==> flow/design.v <==
module divider(
    input logic [15:0]  dividend,
    output logic [15:0] quotient,
    output logic [15:0] remainder
);
    localparam logic[15:0] MAGIC = 16'h000047AF;
    logic [31:0]           temp;
    logic [31:0]           q;
    logic [15:0]           diff, t;
    assign temp = MAGIC * dividend[14:0];
    assign q = temp[31:16];
    assign diff = (dividend[14:0] - q) >> 1;
    assign t = diff + q;
    assign quotient = t >> 6;
    assign remainder[14:0] = dividend[14:0] - ((quotient << 6) + (quotient << 5) + (quotient << 2));
    assign remainder[15] = dividend[15];
endmodule
module input_circuit(
    input logic clk,
    input logic rst_n,
    input logic init_i,
    input logic stop_i,
    input logic [15:0] data_i,
    input logic valid_1,
    output logic ready_1,
    output logic [15:0] data_o,
    output logic valid_2,
    input  logic ready_2,
    output logic[15:0] total_num_turns_o
);
    logic[15:0] skid_buffer;
    logic       skid_buffer_empty;
    logic       r_init;
    logic       t1_done, t2_done;
    assign t1_done = ready_1 && valid_1;
    assign t2_done = ready_2 && valid_2;
    always_ff @(posedge clk) begin
        if(!rst_n) begin
            ready_1 <= 0;
        end
        else begin
            if(r_init)
              ready_1 <= !t1_done;
            else begin
                if(!stop_i) begin
                    if(skid_buffer_empty) begin
                        if((!valid_2) || t2_done)
                          ready_1 <= 1;
                        else ready_1 <= 0;
                    end else ready_1 <= 0;
                end
                else
                    ready_1 <= 0;
            end
        end
    end
    always_ff @(posedge clk) begin
        if(!rst_n) begin
            valid_2 <= 0;
        end
        else begin
            if(r_init)
              valid_2 <= 0;
            else begin
                if(t2_done) begin
                    if(skid_buffer_empty) begin
                        if(t1_done) begin
                            data_o <= data_i;
                            valid_2 <= 1;
                        end
                        else begin
                            valid_2 <= 0;
                        end
                    end
                    else begin
                        data_o <= skid_buffer;
                        valid_2 <= 1;
                    end
                end
                else if(!valid_2) begin
                    if(t1_done) begin
                        data_o <= data_i;
                        valid_2 <= 1;
                    end
                end
            end
        end
    end
    always_ff @(posedge clk) begin
        if(!rst_n) begin
            r_init <= 0;
            skid_buffer_empty <= 1;
        end
        else begin
            if(r_init) begin
                if(t1_done) begin
                    r_init <= 0;
                    total_num_turns_o <= data_i;
                end
            end
            else begin
                if(init_i)
                    r_init <= 1;
                if(t1_done && valid_2 && !t2_done) begin
                    skid_buffer <= data_i;
                    skid_buffer_empty <= 0;
                end
                else if(!t1_done && t2_done && !skid_buffer_empty) begin
                    skid_buffer_empty <= 1;
                end
            end
        end
    end
endmodule
module dial_solver(
        input logic [15:0] val,
        input logic        valid_i,
        input logic        clk,
        input logic        rst_n,
        input logic [15:0] full_turns,
        output logic       ready,
        output logic       valid,
        output logic [31:0] password
);
    logic signed[31:0] dial;
    logic signed[31:0] old_dial;
    logic [15:0] rval;
    typedef enum logic {
        LEFT = 0,
        RIGHT = 1
    } turn_t;
    typedef enum logic[2:0]{
        IDLE,
        READY,
        CHECK_TURN,
        R_END,
        L_END
    }state_t;
    logic turn;
    state_t state;
    assign turn = rval[15];
    always_ff @(posedge clk) begin
        if(!rst_n) begin
            ready <= 0;
            password <= 0;
            dial <= 50;
            state <= IDLE;
        end
        else begin
            unique case(state)
                IDLE: begin
                    ready <= 1;
                    state <= READY;
                end
                READY: begin
                    if(valid_i) begin
                      old_dial <= dial;
                      password <= password + full_turns;
                      rval <= val;
                      state <= CHECK_TURN;
                      ready <= 0;
                    end
                end
                CHECK_TURN: begin
                    if(turn == RIGHT) begin
                      dial <= dial + rval[14:0];
                      state <= R_END;
                    end
                    else begin
                      dial <= dial - rval[14:0];
                      state <= L_END;
                    end
                end
                R_END: begin
                    if(dial > 99) begin
                        dial <= dial - 100;
                        password <= password + 1;
                    end
                    state <= READY;
                    ready <= 1;
                end
                L_END: begin
                    if(dial < 0) begin
                      dial <= dial + 100;
                    end
                    if((dial < 0 || dial == 0) && old_dial != 0)
                        password <= password + 1;
                    state <= READY;
                    ready <= 1;
                end
            endcase
        end
    end
endmodule
module top(input logic [15:0]  data_i,
           input logic         valid_i,
           input logic         clk,
           input logic         rst_n,
           output logic        ready_o,
           output logic valid_o,
           output logic [31:0] password_o);
    logic [15:0] dividend;
    logic [15:0] quotient;
    logic [15:0] remainder;
    logic        init;
    logic        stop;
    logic [31:0] turns;
    logic        ready1;
    logic        valid2, ready2;
    logic        valid3;
    logic [15:0] cnt;
    logic [15:0] total_num_turns;
    typedef enum logic[2:0] {
        IDLE,
        CHECK_TOTAL_CNT,
        ACTIVE,
        WAIT1,
        WAIT2,
        DONE
    }state_t;
    state_t state;
    always_ff @(posedge clk) begin
        if(!rst_n) begin
            state <= IDLE;
            valid_o <= 0;
            init <= 1;
            stop <= 1;
            cnt <= 0;
        end
        else begin
            unique case(state)
                IDLE: begin
                    if(valid_i && ready_o) begin
                        init <= 0;
                        state <= CHECK_TOTAL_CNT;
                    end
                end
                CHECK_TOTAL_CNT: begin
                    if(cnt == total_num_turns) begin
                        state <= DONE;
                    end
                    else begin
                        state <= ACTIVE;
                        stop <= 0;
                        init <= 0;
                    end
                end
                ACTIVE:begin
                    if(ready_o && valid_i) begin
                        cnt <= cnt + 1;
                        if(cnt + 1 == total_num_turns) begin
                            state <= WAIT1;
                            stop <= 1;
                        end
                    end
                end
                WAIT1: begin
                    state <= WAIT2;
                end
                WAIT2: begin
                    if(ready2 && !valid2) begin
                        valid_o <= 1;
                        state <= DONE;
                    end
                end
                DONE:begin
                    valid_o <= 0;
                    stop <= 1;
                    init <= 1;
                    state <= IDLE;
                end
            endcase
        end
    end
    input_circuit ic (
        .clk (clk),
        .rst_n (rst_n),
        .data_i (data_i),
        .valid_1 (valid_i),
        .ready_1 (ready_o),
        .data_o (dividend),
        .valid_2 (valid2),
        .ready_2 (ready2),
        .total_num_turns_o (total_num_turns),
        .init_i (init),
        .stop_i (stop));
    divider d(.dividend (dividend),
              .quotient (quotient),
              .remainder (remainder));
    dial_solver ds(.val (remainder),
                  .valid_i (valid2),
                  .clk (clk),
                  .rst_n (rst_n),
                  .ready (ready2),
                  .valid (valid_3),
                  .password (password_o),
                  .full_turns (quotient));
endmodule
# Step by step through the tools: top
# Tool output for the design above before and after an edit, in the order of the flow.
# Lines under "before" count in the file above, lines under "after" in the edited file.
# "delta": "after" minus "before" as printed here. "change_rel_pct": 100 x difference / "before".
# Operators carry their Yosys type and port widths (W data, S select, Z words).
# Library cell names are shortened.
# A cell with - has no value.
# setup
top,top
clock,clk
cell_library,sky130hd
pvt_corner,tt_025C_1v80

# The edit
# The edit as a unified diff against the file above.
# This change comes from a script, not from a designer. The edited design behaves differently; no optimisation was intended.
# begin of diff
@@ -199,5 +199,7 @@
            output logic        ready_o,
            output logic valid_o,
-           output logic [31:0] password_o);
+           output logic [31:0] password_o_pad);
+    logic [31:0] password_o;
+    always_ff @(posedge clk) password_o_pad <= password_o;
     logic [15:0] dividend;
     logic [15:0] quotient;
# end of diff

# Elaborated design
# Counts by Yosys on the flattened word-level netlist (proc, flatten, opt, wreduce; memories kept). Register bits leave out memories and registers merged into their read ports (data or address). Print and check cells are left out. Cells with the same type and inputs are merged into one.
# op_classes
item,before,after,delta,change_rel_pct
n_cmp,2,2,0,0.00
eq_ne,21,21,0,0.00
bitwise,2,2,0,0.00
reduce_logical,43,43,0,0.00
multipliers,1,1,0,0.00
addsub,12,12,0,0.00
muxes,44,44,0,0.00
# ops
cell,before,after,delta,change_rel_pct
$mux W1,19,19,0,0.00
$logic_and A1 B1 Y1,8,8,0,0.00
$mux W3,7,7,0,0.00
$mux W32,6,6,0,0.00
$reduce_and A3 Y1,6,6,0,0.00
$ne A2 B1 Y1 const B,5,5,0,0.00
$ne A2 B2 Y1 const B,5,5,0,0.00
$reduce_and A2 Y1,5,5,0,0.00
$reduce_bool A3 Y1,5,5,0,0.00
$eq A3 B2 Y1 const B,4,4,0,0.00
$logic_not A1 Y1,4,4,0,0.00
$mux W16,4,4,0,0.00
$eq A3 B3 Y1 const B,3,3,0,0.00
$reduce_bool A2 Y1,3,3,0,0.00
$eq A3 B1 Y1 const B,2,2,0,0.00
$logic_not A3 Y1,2,2,0,0.00
$logic_or A1 B1 Y1,2,2,0,0.00
$not A1 Y1,2,2,0,0.00
$pmux W1 S2,2,2,0,0.00
$pmux W1 S3,2,2,0,0.00
$pmux W32 S3,2,2,0,0.00
$reduce_and A4 Y1,2,2,0,0.00
$add A15 B12 Y15,1,1,0,0.00
$add A15 B15 Y15,1,1,0,0.00
$add A16 B1 Y17 const B,1,1,0,0.00
$add A16 B14 Y16,1,1,0,0.00
$add A32 B1 Y32 const B,1,1,0,0.00
$add A32 B10 Y32,1,1,0,0.00
# Not every row of either side is listed.
# bits
item,before,after,delta,change_rel_pct
regBits,190,222,32,16.84
output_inout_bits,34,34,0,0.00
word_cells,143,144,1,0.70
input_bits,19,19,0,0.00

# Longest topological paths
# Yosys ltp: most cells in a row. Word level: on the elaborated netlist, between registers, memories and ports. Mapped: between sequential cells and ports; inverters and the memories' decode and read muxes count.
# depth
item,before,after,delta,change_rel_pct
ltp_word,6,6,0,0.00
abc_area,0,0,-,-
depth_mapped,53,58,5,9.43
mapped_depth_nobuf,52,57,5,9.62

# After synthesis
# Source: synth_stat.txt of the flow (Yosys; design flattened, memories mapped). It holds for the ABC_AREA given above (unset counts as 0); a run with the other value may have another netlist.
# by_type
cell,before,after,delta,change_rel_pct
dfxtp_1,99,131,32,32.32
inv_1,188,200,12,6.38
xor2_1,85,73,-12,-14.12
xnor2_1,90,101,11,12.22
a21o_1,33,22,-11,-33.33
o21a_1,30,19,-11,-36.67
a21oi_1,139,129,-10,-7.19
nand2_1,155,147,-8,-5.16
o21ai_0,76,84,8,10.53
a211oi_1,18,26,8,44.44
or2_2,6,13,7,116.67
nand2b_1,18,24,6,33.33
a311oi_1,13,7,-6,-46.15
o221ai_1,0,6,6,-
nor3_1,46,42,-4,-8.70
nand4_1,20,16,-4,-20.00
and2_1,13,17,4,30.77
o31ai_1,10,6,-4,-40.00
# Not every row of either side is listed.
# mapped
item,before,after,delta,change_rel_pct
ffs,195,227,32,16.41
buf_cells,56,53,-3,-5.36
sequential_area_um2,4864.7,5505.3,640.6,13.17
mapped_area_um2,18151.2,18923.1,771.9,4.25
cells,2014,2057,43,2.14
# By module: a second synthesis without flattening, with its own total; a netlist apart from the flattened one above.
# hier_totals
item,before,after,delta,change_rel_pct
hier_cells,2197,2222,25,1.14
hier_area_um2,19840.3,20394.6,554.3,2.79
# Rows give one instance, submodules left out.
# by_module_before
mod,area_um2,n_cells,instances
dial_solver,9152.5,1094,1
divider,7019.2,774,1
input_circuit,1966.9,126,1
top,1701.6,203,1
# by_module_after
mod,area_um2,n_cells,instances
dial_solver,9152.5,1094,1
divider,7019.2,774,1
top,2255.9,228,1
input_circuit,1966.9,126,1

# Worst setup path after synthesis
# Path of least setup slack by OpenSTA after synthesis, without wires, with an ideal clock, recovery checks aside; 20% of the period is set as input and as output delay. Where synthesis merged equal registers, the netlist keeps one of their names.
# synth_path
item,before,after,delta,change_rel_pct
path_type,register to register,register to register,-,-
startpoint,register ic.data_o[5],register ic.data_o[4],-,-
endpoint,register ds.rval[14],register ds.rval[14],-,-
delay_ps,12501,12787,286,2.29
period_ps,13000,13000,0,0.00
t_first_pin_ps,0,0,0,-
t_arrival_ps,12233,12529,296,2.42
setup_slack_ps,499,213,-286,-
t_required_ps,12732,12742,10,0.08
setup_time_ps,268,258,-10,-
stages,51,57,6,11.76
synth_period_reached_ps,12501,12787,286,2.29
# "delay_ps" = arrival - input delay + setup time.
# "stages" counts driving pins, that of a launching flip-flop among them; a cell with two outputs on the path counts twice.
# "synth_period_reached_ps" = period - worst setup slack (recovery checks aside). The figure is calculated, with input and output delays left at 20% of the set period.
# The rows between start and end are the longest chain of elaborated cells between them; the timing report does not say that the signal goes this way. Where chains are equally long, one stands for them.
# A line is the first line of the expression or statement that the cell stems from. Yosys adds cells for indexed reads and writes and turns some case tables into memories.
# At most two assigning lines are given for a register; there are more.
# synth_via_before
cell_sequence,edfxtp_1 buf_1 inv_1 fa_1 fa_1 inv_1 fa_1 fa_1 fa_1 inv_1 fa_1 inv_1 ha_1 a2111oi_0 a21bo_2 a21o_1 a311o_1 xnor2_1 [15 not listed] xnor2_1 fa_1 inv_1 fa_1 inv_1 ha_1 o21a_1 o21a_1 o21ai_0 nand2b_1 and2_1 o21a_1 o21a_1 o21ai_0 nand2b_1 a21oi_1 xnor2_1 xnor3_1
elab_chain_cells,6
# synth_lines_before
item,line,text
start: declaration,26,"output logic [15:0] data_o,"
start: assignment,68,data_o <= data_i;
start: assignment,76,data_o <= skid_buffer;
$mul A15 B15 Y30,10,assign temp = MAGIC * dividend[14:0];
$sub A15 B16 Y17,12,assign diff = (dividend[14:0] - q) >> 1;
$add A16 B14 Y16,13,assign t = diff + q;
$add A15 B15 Y15,15,assign remainder[14:0] = dividend[14:0] - ((quotient << 6) + (quotient << 5) + (quotient << 2));
$add A15 B12 Y15,15,
$sub A15 B15 Y15,15,
end: assignment,159,rval <= val;
end: declaration,127,logic [15:0] rval;
# synth_via_after
cell_sequence,edfxtp_1 clkbuf_1 inv_1 fa_1 fa_1 inv_1 fa_1 fa_1 fa_1 inv_1 fa_1 inv_1 ha_1 nand3_1 nand2_1 a211oi_1 o31a_1 nor2b_1 [21 not listed] fa_1 inv_1 fa_1 inv_1 ha_1 o21a_1 o21a_1 o21ai_0 nand2b_1 and2_1 o21a_1 o21a_1 o21ai_0 nand2b_1 a21oi_1 xnor2_1 xnor2_1 xnor2_1
elab_chain_cells,6
# synth_lines_after
item,line,text
start: declaration,26,"output logic [15:0] data_o,"
start: assignment,68,data_o <= data_i;
start: assignment,76,data_o <= skid_buffer;
$mul A15 B15 Y30,10,assign temp = MAGIC * dividend[14:0];
$sub A15 B16 Y17,12,assign diff = (dividend[14:0] - q) >> 1;
$add A16 B14 Y16,13,assign t = diff + q;
$add A15 B15 Y15,15,assign remainder[14:0] = dividend[14:0] - ((quotient << 6) + (quotient << 5) + (quotient << 2));
$add A15 B12 Y15,15,
$sub A15 B15 Y15,15,
end: assignment,159,rval <= val;
end: declaration,127,logic [15:0] rval;

# Timing after layout
# Path of least setup slack in the final report of the runs of pair A (OpenROAD, finished layout, wires in). Where an end is a register, its clock arrival counts in the times.
# The path's times are printed in steps of 10 ps; the period is the one set.
# layout_path
item,before,after,delta,change_rel_pct
path_type,register to register,register to register,-,-
startpoint,register ic.data_o[4],register ic.data_o[4],-,-
endpoint,register ds.rval[14],register ds.rval[14],-,-
t_arrival_ps,12240,12560,320,2.61
stages,50,57,7,14.00
setup_time_ps,250,250,0,-
t_required_ps,12800,12890,90,0.70
t_first_pin_ps,460,530,70,15.22
setup_slack_ps,560,330,-230,-
period_ps,12600,12600,0,0.00
# The rows between start and end are the longest chain of elaborated cells between them; the timing report does not say that the signal goes this way. Where chains are equally long, one stands for them.
# At most two assigning lines are given for a register; there are more.
# layout_via_before
cell_sequence,edfxtp_1 inv_2 fa_1 fa_1 inv_1 fa_1 fa_1 fa_1 inv_1 fa_1 inv_1 ha_1 a2111oi_4 a21bo_4 a21o_1 a311o_1 xnor2_2 ha_1 [14 not listed] xnor2_2 fa_1 inv_1 fa_1 inv_1 ha_1 o21a_1 o21a_1 o21ai_1 nand2b_1 and2_1 o21a_1 o21a_1 o21ai_1 nand2b_1 a21oi_2 xnor2_1 xnor3_1
elab_chain_cells,6
# layout_lines_before
item,line,text
start: declaration,26,"output logic [15:0] data_o,"
start: assignment,68,data_o <= data_i;
start: assignment,76,data_o <= skid_buffer;
$mul A15 B15 Y30,10,assign temp = MAGIC * dividend[14:0];
$sub A15 B16 Y17,12,assign diff = (dividend[14:0] - q) >> 1;
$add A16 B14 Y16,13,assign t = diff + q;
$add A15 B15 Y15,15,assign remainder[14:0] = dividend[14:0] - ((quotient << 6) + (quotient << 5) + (quotient << 2));
$add A15 B12 Y15,15,
$sub A15 B15 Y15,15,
end: assignment,159,rval <= val;
end: declaration,127,logic [15:0] rval;
# layout_via_after
cell_sequence,edfxtp_1 inv_2 fa_2 fa_1 inv_1 fa_1 fa_1 fa_1 inv_1 fa_1 inv_1 ha_4 nand3_2 nand2_2 a211oi_2 o31a_1 nor2b_1 nor2_1 [21 not listed] fa_1 inv_1 fa_1 inv_2 ha_4 o21a_1 o21a_1 o21ai_1 nand2b_1 and2_4 o21a_1 o21a_1 o21ai_1 nand2b_1 a21oi_2 xnor2_1 xnor2_1 xnor2_1
elab_chain_cells,6
# layout_lines_after
item,line,text
start: declaration,26,"output logic [15:0] data_o,"
start: assignment,68,data_o <= data_i;
start: assignment,76,data_o <= skid_buffer;
$mul A15 B15 Y30,10,assign temp = MAGIC * dividend[14:0];
$sub A15 B16 Y17,12,assign diff = (dividend[14:0] - q) >> 1;
$add A16 B14 Y16,13,assign t = diff + q;
$add A15 B15 Y15,15,assign remainder[14:0] = dividend[14:0] - ((quotient << 6) + (quotient << 5) + (quotient << 2));
$add A15 B12 Y15,15,
$sub A15 B15 Y15,15,
end: assignment,159,rval <= val;
end: declaration,127,logic [15:0] rval;

# Measured runs
# Runs of the flow (Yosys, OpenROAD) on both versions; the two runs of a pair have the same settings. The constraints put input and output delay at 20% of the set period each and load the outputs with 0.01 pF.
# flow_settings_pair_A
CORE_UTILIZATION,40
PLACE_DENSITY,0.6
period_ns,12.6
CAP_MARGIN,20
CORE_MARGIN,2
SLEW_MARGIN,20
# results_pair_A
item,before,after,delta,change_rel_pct
synthesis_area_um2,18151.2,18923.1,771.9,4.25
fin_util_pct,45.2,47.0,1.8,-
die_area_um2,47097.7,49064.5,1966.8,4.18
final_setup_ws_ps,559,328,-231,-
clock_period_reached_ps,12041,12272,231,1.92
holdWs_ps,448,373,-75,-
total_negative_slack_ps,0,0,0,-
finish.stdcell_area_um2,20394.6,21936.0,1541.4,7.56
# flow_settings_pair_B
ABC_AREA,1
CAP_MARGIN,25
CELL_PAD_IN_SITES_DETAIL_PLACEMENT,1
CELL_PAD_IN_SITES_GLOBAL_PLACEMENT,0
CORE_ASPECT_RATIO,0.58
CORE_MARGIN,4
CORE_UTILIZATION,28
CTS_CLUSTER_SIZE,80
PLACE_DENSITY_LB_ADDON,0.26
SETUP_SLACK_MARGIN,-0.53
TNS_END_PERCENT,90
period_ns,12.9
SLEW_MARGIN,20
# results_pair_B
item,before,after,delta,change_rel_pct
synthesis_area_um2,18914.4,19543.7,629.3,3.33
fin_util_pct,31.8,32.0,0.2,-
die_area_um2,71929.7,74247.9,2318.2,3.22
final_setup_ws_ps,890,1245,355,-
clock_period_reached_ps,12010,11655,-355,-2.96
holdWs_ps,453,354,-99,-
total_negative_slack_ps,0,0,0,-
finish.stdcell_area_um2,21211.6,21988.6,777.0,3.66
# "clock_period_reached_ps" = clock period - worst setup slack. The figure is calculated, with input and output delays left at 20% of the set period.
